==> flow/design.v <==
`timescale 1ns/1ps
`default_nettype none
module half_adder_1(a, b, sum, c_out);
input wire a, b;
output logic sum, c_out;
always_comb begin
  sum = a ^ b; 
  c_out = a & b;
end
endmodule
`timescale 1ns/1ps
`default_nettype none
module full_adder_1(a, b, c_in, sum, c_out);
input wire a, b, c_in;
output logic sum, c_out;
logic a_bar;
logic b_bar;
logic c_in_bar;
always_comb begin
  a_bar = ~a;
  b_bar = ~b;
  c_in_bar = ~c_in;
  sum = (a_bar & b_bar & c_in) | (a_bar & b & c_in_bar) | (a & b_bar & c_in_bar) | (a & b & c_in);
  c_out = (b & c_in) | (a & b) | (a & c_in);
end
endmodule
`timescale 1ns/1ps
`default_nettype none
module full_adder_2(a, b, sum, c_out);
input wire [1:0] a, b;
output logic [1:0] sum;
output logic c_out;
logic half_adder_1_0_c_out;
half_adder_1 HALF_ADDER_1_0 (.a(a[0]), .b(b[0]), .sum(sum[0]), .c_out(half_adder_1_0_c_out));
full_adder_1 FULL_ADDER_1_0 (.a(a[1]), .b(b[1]), .c_in(half_adder_1_0_c_out), .sum(sum[1]), .c_out(c_out));
endmodule
`timescale 1ns/1ps
`default_nettype none
module full_adder_3(a, b, c_in, sum, c_out);
input wire [2:0] a;
input wire b, c_in;
output logic [2:0] sum;
output logic c_out;
logic full_adder_1_0_c_out;
logic full_adder_1_1_c_out;
full_adder_1 FULL_ADDER_1_0 (.a(a[0]), .b(b), .c_in(c_in), .sum(sum[0]), .c_out(full_adder_1_0_c_out));
full_adder_1 FULL_ADDER_1_1 (.a(a[1]), .b(1'b0), .c_in(full_adder_1_0_c_out), .sum(sum[1]), .c_out(full_adder_1_1_c_out));
full_adder_1 FULL_ADDER_1_2 (.a(a[2]), .b(1'b0), .c_in(full_adder_1_1_c_out), .sum(sum[2]), .c_out(c_out));
endmodule
`timescale 1ns/1ps
`default_nettype none
module adder_8_1_bits(a, sum, c_out);
input wire [7:0] a;
output logic [2:0] sum;
output logic c_out;
logic full_adder_1_0_sum, full_adder_1_0_c_out, full_adder_1_1_sum, full_adder_1_1_c_out, full_adder_2_0_c_out;
logic [1:0] full_adder_2_0_sum;
full_adder_1 FULL_ADDER_1_0(.a(a[0]), .b(a[1]), .c_in(a[2]), .sum(full_adder_1_0_sum), .c_out(full_adder_1_0_c_out));
full_adder_1 FULL_ADDER_1_1(.a(a[3]), .b(a[4]), .c_in(a[5]), .sum(full_adder_1_1_sum), .c_out(full_adder_1_1_c_out));
full_adder_2 FULL_ADDER_2_0(.a({full_adder_1_0_c_out, full_adder_1_0_sum}), .b({full_adder_1_1_c_out, full_adder_1_1_sum}), .sum(full_adder_2_0_sum), .c_out(full_adder_2_0_c_out));
full_adder_3 FULL_ADDER_3_0(.a({full_adder_2_0_c_out, full_adder_2_0_sum}), .b(a[6]), .c_in(a[7]), .sum(sum), .c_out(c_out));
endmodule
`timescale 1ns/1ps
`default_nettype none
module comparator(live, neighbors, out);
input wire live;
input wire [2:0] neighbors;
output logic out;
always_comb begin
  out = (live & ~neighbors[2] & neighbors[1] & ~neighbors[0]) | (~neighbors[2] & neighbors[1] & neighbors[0]);
end
endmodule
`default_nettype none
`timescale 1ns/1ps
module conway_cell(clk, rst, ena, state_0, state_d, state_q, neighbors);
input wire clk;
input wire rst;
input wire ena;
input wire state_0;
output logic state_d;  
output logic state_q;
input wire [7:0] neighbors;
logic [2:0] sum;
logic c_out;
adder_8_1_bits ADDER_8_1(
    .a(neighbors),
    .sum(sum),
    .c_out(c_out)
    );
comparator COMPARATOR(
    .live(state_q),
    .neighbors(sum),
    .out(state_d)
    );
always_ff @(posedge clk ) begin
    if (rst == 1) begin
        state_q <= state_0;
    end
    else if (ena == 1) begin
        state_q <= state_d;
    end
end
endmodule
`timescale 1ns/1ps
module decoder_1_to_2(ena, in, out);
input wire ena;
input wire in;
output logic [1:0] out;
logic in_bar;
always_comb begin
  out[1] = in & ena;
  in_bar = ~ in;
  out[0] = in_bar & ena;
end
endmodule
`timescale 1ns/1ps
module decoder_2_to_4(ena, in, out);
input wire ena;
input wire [1:0] in;
output logic [3:0] out;
logic b_bar;
logic [1:0] decoder_0_out;
logic [1:0] decoder_1_out;
decoder_1_to_2 DECODER_0 (.ena(b_bar), .in(in[0]), .out(decoder_0_out[1:0]));
decoder_1_to_2 DECODER_1 (.ena(in[1]), .in(in[0]), .out(decoder_1_out[1:0]));
always_comb begin
    b_bar = ~ in[1];
    out[3] = decoder_1_out[1] & ena;
    out[2] = decoder_1_out[0] & ena;
    out[1] = decoder_0_out[1] & ena;
    out[0] = decoder_0_out[0] & ena;
end
endmodule
`timescale 1ns/1ps
module decoder_3_to_8(ena, in, out);
input wire ena;
input wire [2:0] in;
output logic [7:0] out;
logic c_bar;
logic [3:0] decoder_0_out;
logic [3:0] decoder_1_out;
decoder_2_to_4 DECODER_0 (.ena(c_bar), .in(in[1:0]), .out(decoder_0_out));
decoder_2_to_4 DECODER_1 (.ena(in[2]), .in(in[1:0]), .out(decoder_1_out));
always_comb begin
  c_bar = ~in[2];
  out[7] = decoder_1_out[3] & ena;
  out[6] = decoder_1_out[2] & ena;
  out[5] = decoder_1_out[1] & ena;
  out[4] = decoder_1_out[0] & ena;
  out[3] = decoder_0_out[3] & ena;
  out[2] = decoder_0_out[2] & ena;
  out[1] = decoder_0_out[1] & ena;
  out[0] = decoder_0_out[0] & ena;
end
endmodule
`default_nettype none
`timescale 1ns/1ps
module led_array_driver(ena, x, cells, rows, cols);
parameter N=8;  
parameter ROWS=N;
parameter COLS=N;
input wire ena;
input wire [$clog2(N):0] x;
input wire [N*N-1:0] cells;
output logic [N-1:0] rows;
output logic [N-1:0] cols;
initial begin
  if ((N <= 0) || (N > 8)) begin
    $error("N must be within 0 and 8.");
  end
  if (ROWS != COLS) begin
    $error("Non square led arrays are not supported. (%dx%d)", ROWS, COLS);
  end
  if (ROWS < N) begin
    $error("ROWS/COLS must be >= than the size of the Conway Grid.");
  end
end
wire [N-1:0] x_decoded;
decoder_3_to_8 COL_DECODER(ena, x[$clog2(N)-1:0], x_decoded);
always_comb begin
  cols = x_decoded;
  rows[0] = ~cells[x*ROWS];
  rows[1] = ~cells[x*ROWS + 1];
  rows[2] = ~cells[x*ROWS + 2];
  rows[3] = ~cells[x*ROWS + 3];
  rows[4] = ~cells[x*ROWS + 4];
  rows[5] = ~cells[x*ROWS + 5];
  rows[6] = ~cells[x*ROWS + 6];
  rows[7] = ~cells[x*ROWS + 7];
end
endmodule
`default_nettype none  
module main(clk, buttons, init_cells, leds, rgb, cols, rows);
parameter game_divider = 8;  
parameter display_divider = 2;  
parameter N = 8;  
parameter M = N + 2;  
initial if (N < 3) $error("N has to be >= 3 to make for interesting patterns.");
initial if (M !== (N+2)) $error("M must N+2=%d, not %d", N+2,M);  
input wire clk;
input wire [1:0] buttons;
logic rst; always_comb rst = buttons[0];  
input wire [N*N-1:0] init_cells;  
output logic [1:0] leds;
output logic [2:0] rgb;
output wire [N-1:0] cols;
output wire [N-1:0] rows;
logic [game_divider:0] game_counter;
logic [display_divider:0] display_counter;
logic rst_game; always_comb rst_game = buttons[0] | buttons[1];
logic step_game;
logic [$clog2(N):0] x;
wire [M*M-1:0] bordered_cells_q;  
wire [M*M-1:0] bordered_cells_d; 
logic [M*M-1:0] bordered_cells_0;  
logic [N*N-1:0] cells_q;  
logic [N*N-1:0] cells_0;  
always_comb begin : io_logic 
    leds[0] = buttons[0] ^ buttons[1];
    leds[1] = buttons[0] & buttons[1];
    rgb[0] = ~( buttons[0] & ~buttons[1]);
    rgb[1] = ~(~buttons[0] &  buttons[1]);
    rgb[2] = ~( buttons[0] &  buttons[1]);
end
led_array_driver #(.ROWS(N), .COLS(N), .N(N)) LED_DRIVER (
  .ena(1'b1),
  .cells(cells_q),
  .x(x),
  .rows(rows[N-1:0]),
  .cols(cols[N-1:0])
);
generate
  genvar r;
  for (r = 0; r < M; r = r + 1) begin : init_rows
    if ((r == 0) || (r == M-1)) begin : border_row
      always_comb bordered_cells_0[M*(r+1)-1:M*r] = 0;
    end else begin : inner_row
      always_comb bordered_cells_0[M*(r+1)-1:M*r] = {1'b0, init_cells[N*r-1:N*(r-1)], 1'b0};
    end
  end
endgenerate
function int cell_index(int i, int j);
  cell_index = M*j + i;
endfunction
generate
  genvar i;
  genvar j;
  for (i = 0; i < M; i = i + 1) begin : cells_x
    for (j = 0; j < M; j = j + 1) begin : cells_y
      if ( (i > 0) && (i < (M-1)) && (j > 0) && (j < (M-1)) ) begin
        conway_cell CELL(
          .clk(clk), .rst(rst_game), .ena(step_game),
          .neighbors({
            bordered_cells_q[cell_index(i-1, j-1)],
            bordered_cells_q[cell_index(i-1, j  )],
            bordered_cells_q[cell_index(i-1, j+1)],
            bordered_cells_q[cell_index(i  , j+1)],
            bordered_cells_q[cell_index(i+1, j+1)],
            bordered_cells_q[cell_index(i+1, j  )],
            bordered_cells_q[cell_index(i+1, j-1)],
            bordered_cells_q[cell_index(i  , j-1)]
          }),
          .state_0(bordered_cells_0[cell_index(i, j)]),
          .state_d(bordered_cells_d[cell_index(i, j)]),
          .state_q(bordered_cells_q[cell_index(i, j)])
        );
      end else begin  
        assign bordered_cells_q[cell_index(i,j)] = bordered_cells_0[cell_index(i,j)];
        assign bordered_cells_d[cell_index(i,j)] = 0;
      end
    end
  end
  for (i = 0; i < N; i = i + 1) begin
    always_comb begin
        cells_q[N*(i+1)-1:N*i] = bordered_cells_q[M*(i+2)-2:M*(i+1)+1];
        cells_0[N*(i+1)-1:N*i] = bordered_cells_0[M*(i+2)-2:M*(i+1)+1];
    end
  end
endgenerate
parameter faster_divider = 15;
always_ff @(posedge clk) begin : clocks_and_dividers  
  if (rst) begin
      game_counter <= 0;
      display_counter <= 0;
      x <= 0;
  end
  else begin
      if (game_counter[game_divider]) begin
        game_counter <= 0;
      end
      else begin 
        game_counter <= game_counter + 1;
      end
      if(display_counter[display_divider]) begin
        display_counter <= 0;
        if(x >= (N-1)) begin
          x <= 0;
        end
        else begin
          x <= x + 1;
        end
      end
      else begin
        display_counter <= display_counter + 1;
      end
  end
end  
always_comb step_game = game_counter[game_divider];  
endmodule
`default_nettype wire  
# Step by step through the tools: main
# What the tools print for main, step after step.
# Lines are those of the file above, counted from 1.
# A cell with -- has no value.
# setup
design,main
clock_port,clk
library,sky130hd
pvt_corner,tt_025C_1v80

# After elaboration
# Counts by Yosys on the flattened word-level netlist (proc, flatten, opt, wreduce; memories kept). Register bits leave out memories and registers merged into their read ports (data or address). Print and check cells are left out. Cells with the same type and inputs are merged into one.
# word_totals
ff_bits,80
elab_cells,4306
# op_classes
n_addsub,10
n_cmp,1
n_shift,8
n_mux,129
n_logic,4088
n_reduce_logical,3
# ops
operator,count
bitwise AND 1 bit,2301
bitwise OR 1 bit,1112
NOT 1 bit,619
variable part select 64 x 32 -> 1 bit,7
two-way mux 1 bit,128
variable part select 64 x 8 -> 1 bit,1
bitwise XOR 1 bit,56
adder 7 x 3 -> 8 bit (second input constant),4
adder 7 x 2 -> 8 bit (second input constant),2
adder 9 x 1 -> 9 bit (second input constant),1
adder 7 x 1 -> 8 bit (second input constant),1
OR reduction 2 bit,2
adder 4 x 1 -> 4 bit (second input constant),1
>= comparator 4 x 3 -> 1 bit (second input constant),1
two-way mux 4 bit,1
adder 3 x 1 -> 3 bit (second input constant),1
nonzero test 2 bit,1

# Logic depth
# Depth = most cells in a row (Yosys ltp): at word level without a register or memory, in the mapped netlist without a sequential cell, where the memories' decode and read muxes count.
# depth
word_depth,23
abc_area,0
ltp_mapped,11

# Netlist
# Yosys stat after the flow's synthesis: flattened, memories mapped to cells. It holds for the ABC_AREA given above (unset counts as 0); a run with the other value may have another netlist.
# mapped
cells,1132
mapped_area_um2,11945.2
ff_cells,80
# by_type
cell_type,count
sky130_fd_sc_hd__fa_1,196
sky130_fd_sc_hd__edfxtp_1,64
sky130_fd_sc_hd__ha_1,151
sky130_fd_sc_hd__inv_1,369
sky130_fd_sc_hd__a31o_2,42
sky130_fd_sc_hd__mux4_1,13
sky130_fd_sc_hd__xor2_1,37
sky130_fd_sc_hd__dfxtp_1,16
sky130_fd_sc_hd__nor2b_1,45
sky130_fd_sc_hd__a21oi_1,48
sky130_fd_sc_hd__nand2_1,28
sky130_fd_sc_hd__o211ai_1,12
sky130_fd_sc_hd__o22ai_1,14
sky130_fd_sc_hd__o21ai_0,14
sky130_fd_sc_hd__xnor2_1,8
sky130_fd_sc_hd__mux4_2,3
sky130_fd_sc_hd__a21o_1,8
sky130_fd_sc_hd__buf_2,12
# Not listed: further types 22, cells in them 52.
# The figures by module come from a second, unflattened synthesis with its own total; it is not the netlist above.
# unflattened
hier_cells,975
hier_area_um2,14496.4
# Rows give one instance, submodules left out.
# by_module
module,instances,cells,mod_area_um2,mod_seq_area_um2
full_adder_1,384,1,20.0,0.0
conway_cell,64,3,51.3,30.0
comparator,64,2,16.3,0.0
half_adder_1,64,1,12.5,0.0
main,1,79,700.7,320.3
led_array_driver,1,37,566.8,0.0
full_adder_3,64,1,3.8,0.0
decoder_1_to_2,4,2,16.3,0.0
decoder_2_to_4,2,5,28.8,0.0
decoder_3_to_8,1,9,53.8,0.0
adder_8_1_bits,64,0,0.0,0.0
full_adder_2,64,0,0.0,0.0

# Worst setup path after synthesis
# Source: OpenSTA report_checks on the synthesized netlist (no wires, ideal clock, input and output delay 20% of the period each), path of least setup slack; recovery checks are left aside. Register names are those of the netlist, which keeps one name where synthesis merged equal registers.
# synth_timing
path_kind,input to register
startpoint,input port buttons[0]
endpoint,register cells_x[1].cells_y[1].genblk1.CELL.state_q
clock_period_ns,7.0
in_delay_ns,1.400
setup_time_ns,0.432
arrival_ns,3.612
t_required_ns,6.568
path_slack_ns,2.956
delay_ns,2.644
path_stages,6
period_less_setup_slack_ns,4.044
# "delay_ns" is the arrival time less input delay plus setup time.
# "path_stages": output pins that drive a net of the path, with the launching flip-flop's if there is one; two outputs of one cell count as two.
# "period_less_setup_slack_ns" = period - worst setup slack (recovery checks aside). The figure is calculated, with input and output delays left at 20% of the set period.
# The rows between start and end are the longest chain of elaborated cells between them; the timing report does not say that the signal goes this way. Where chains are equally long, one stands for them.
# A line is the first line of the expression or statement that the cell stems from. Yosys adds cells for indexed reads and writes and turns some case tables into memories.
# The path ends at the enable pin of a flip-flop; only ways to that pin are counted.
# synth_between
path_cell_list,sky130_fd_sc_hd__buf_2 > sky130_fd_sc_hd__inv_1 > sky130_fd_sc_hd__ha_1 > sky130_fd_sc_hd__buf_2 > sky130_fd_sc_hd__buf_2 > sky130_fd_sc_hd__nand2b_1
elab_chain_len,2
# synth_rtl
item,line_no,source
from (decl),201,input wire [1:0] buttons;
bitwise OR 1 bit,210,logic rst_game; always_comb rst_game = buttons[0] | buttons[1];
nonzero test 2 bit,--,
to (assign),97,state_q <= state_0;
to (assign),100,state_q <= state_d;
to (decl),81,output logic state_q;

# Timing after layout
# Path of least setup slack in the final report of entry A (OpenROAD, finished layout, wires in). Where an end is a register, its clock arrival counts in the times.
# layout_timing
path_kind,register to output
startpoint,register x[2]
endpoint,output port rows[4]
clock_period_ns,4.51
output_delay_ns,0.90
arrival_ns,2.83
t_required_ns,3.61
path_slack_ns,0.78
path_stages,5
# The rows between start and end are the longest chain of elaborated cells between them; the timing report does not say that the signal goes this way. Where chains are equally long, one stands for them.
# A register here has more assigning lines than the two given.
# layout_between
path_cell_list,sky130_fd_sc_hd__dfxtp_1 > sky130_fd_sc_hd__mux4_1 > sky130_fd_sc_hd__nand2_1 > sky130_fd_sc_hd__a21o_1 > sky130_fd_sc_hd__clkdlybuf4s50_1
elab_chain_len,3
# layout_rtl
item,line_no,source
from (decl),212,logic [$clog2(N):0] x;
from (assign),285,x <= 0;
from (assign),300,x <= x + 1;
adder 7 x 3 -> 8 bit,186,rows[4] = ~cells[x*ROWS + 4];
variable part select 64 x 32 -> 1 bit,186,
NOT 1 bit,186,
to (decl),207,output wire [N-1:0] rows;

# Stored flow runs of main (4 of them; Yosys, OpenROAD, sky130hd). They differ in their settings and are not a sequence. Constraints: input delay and output delay 20% of the set period each, output load 0.01 pF.
# "worstPathTime_ns": the worst setup path's part of the clock period (all of it between registers, 20% less for each end at a port) less its slack. A launch clock that arrives late makes it longer, a capture clock that arrives late makes it shorter.
# A setting shown as - is not set for that run.
run,CORE_UTILIZATION,PLACE_DENSITY,SETUP_SLACK_MARGIN,period_ns,CAP_MARGIN,CORE_MARGIN,SLEW_MARGIN,CELL_PAD_IN_SITES_GLOBAL_PLACEMENT,CORE_ASPECT_RATIO,GPL_ROUTABILITY_DRIVEN,GPL_TIMING_DRIVEN,PLACE_DENSITY_LB_ADDON,TNS_END_PERCENT,ABC_AREA,die_area_um2,yosys_chip_area_um2,final_setup_ws_ns,hold_ws_ns,worstPathTime_ns,critical_path_kind,finalCellArea_um2
entry A,40,0.6,-0.45,4.51,20,2,20,-,-,-,-,-,-,-,31261.8,11945.2,0.781,0.421,2.83,register to output,13581.8
entry B,40,-,-,4.28,25,7,30,1,1.19,0,0,0.24,35,-,34915.8,11945.2,0.862,0.423,2.56,register to output,13643.1
entry C,40,0.6,-0.22,7.65,35,9,20,-,-,-,1,-,-,0,36408.5,11945.2,2.863,0.433,1.73,input to output,13548.0
entry D,40,0.6,-,2.88,20,2,20,-,-,-,-,-,-,-,31261.8,11945.2,-0.013,0.428,2.89,register to register,15622.5
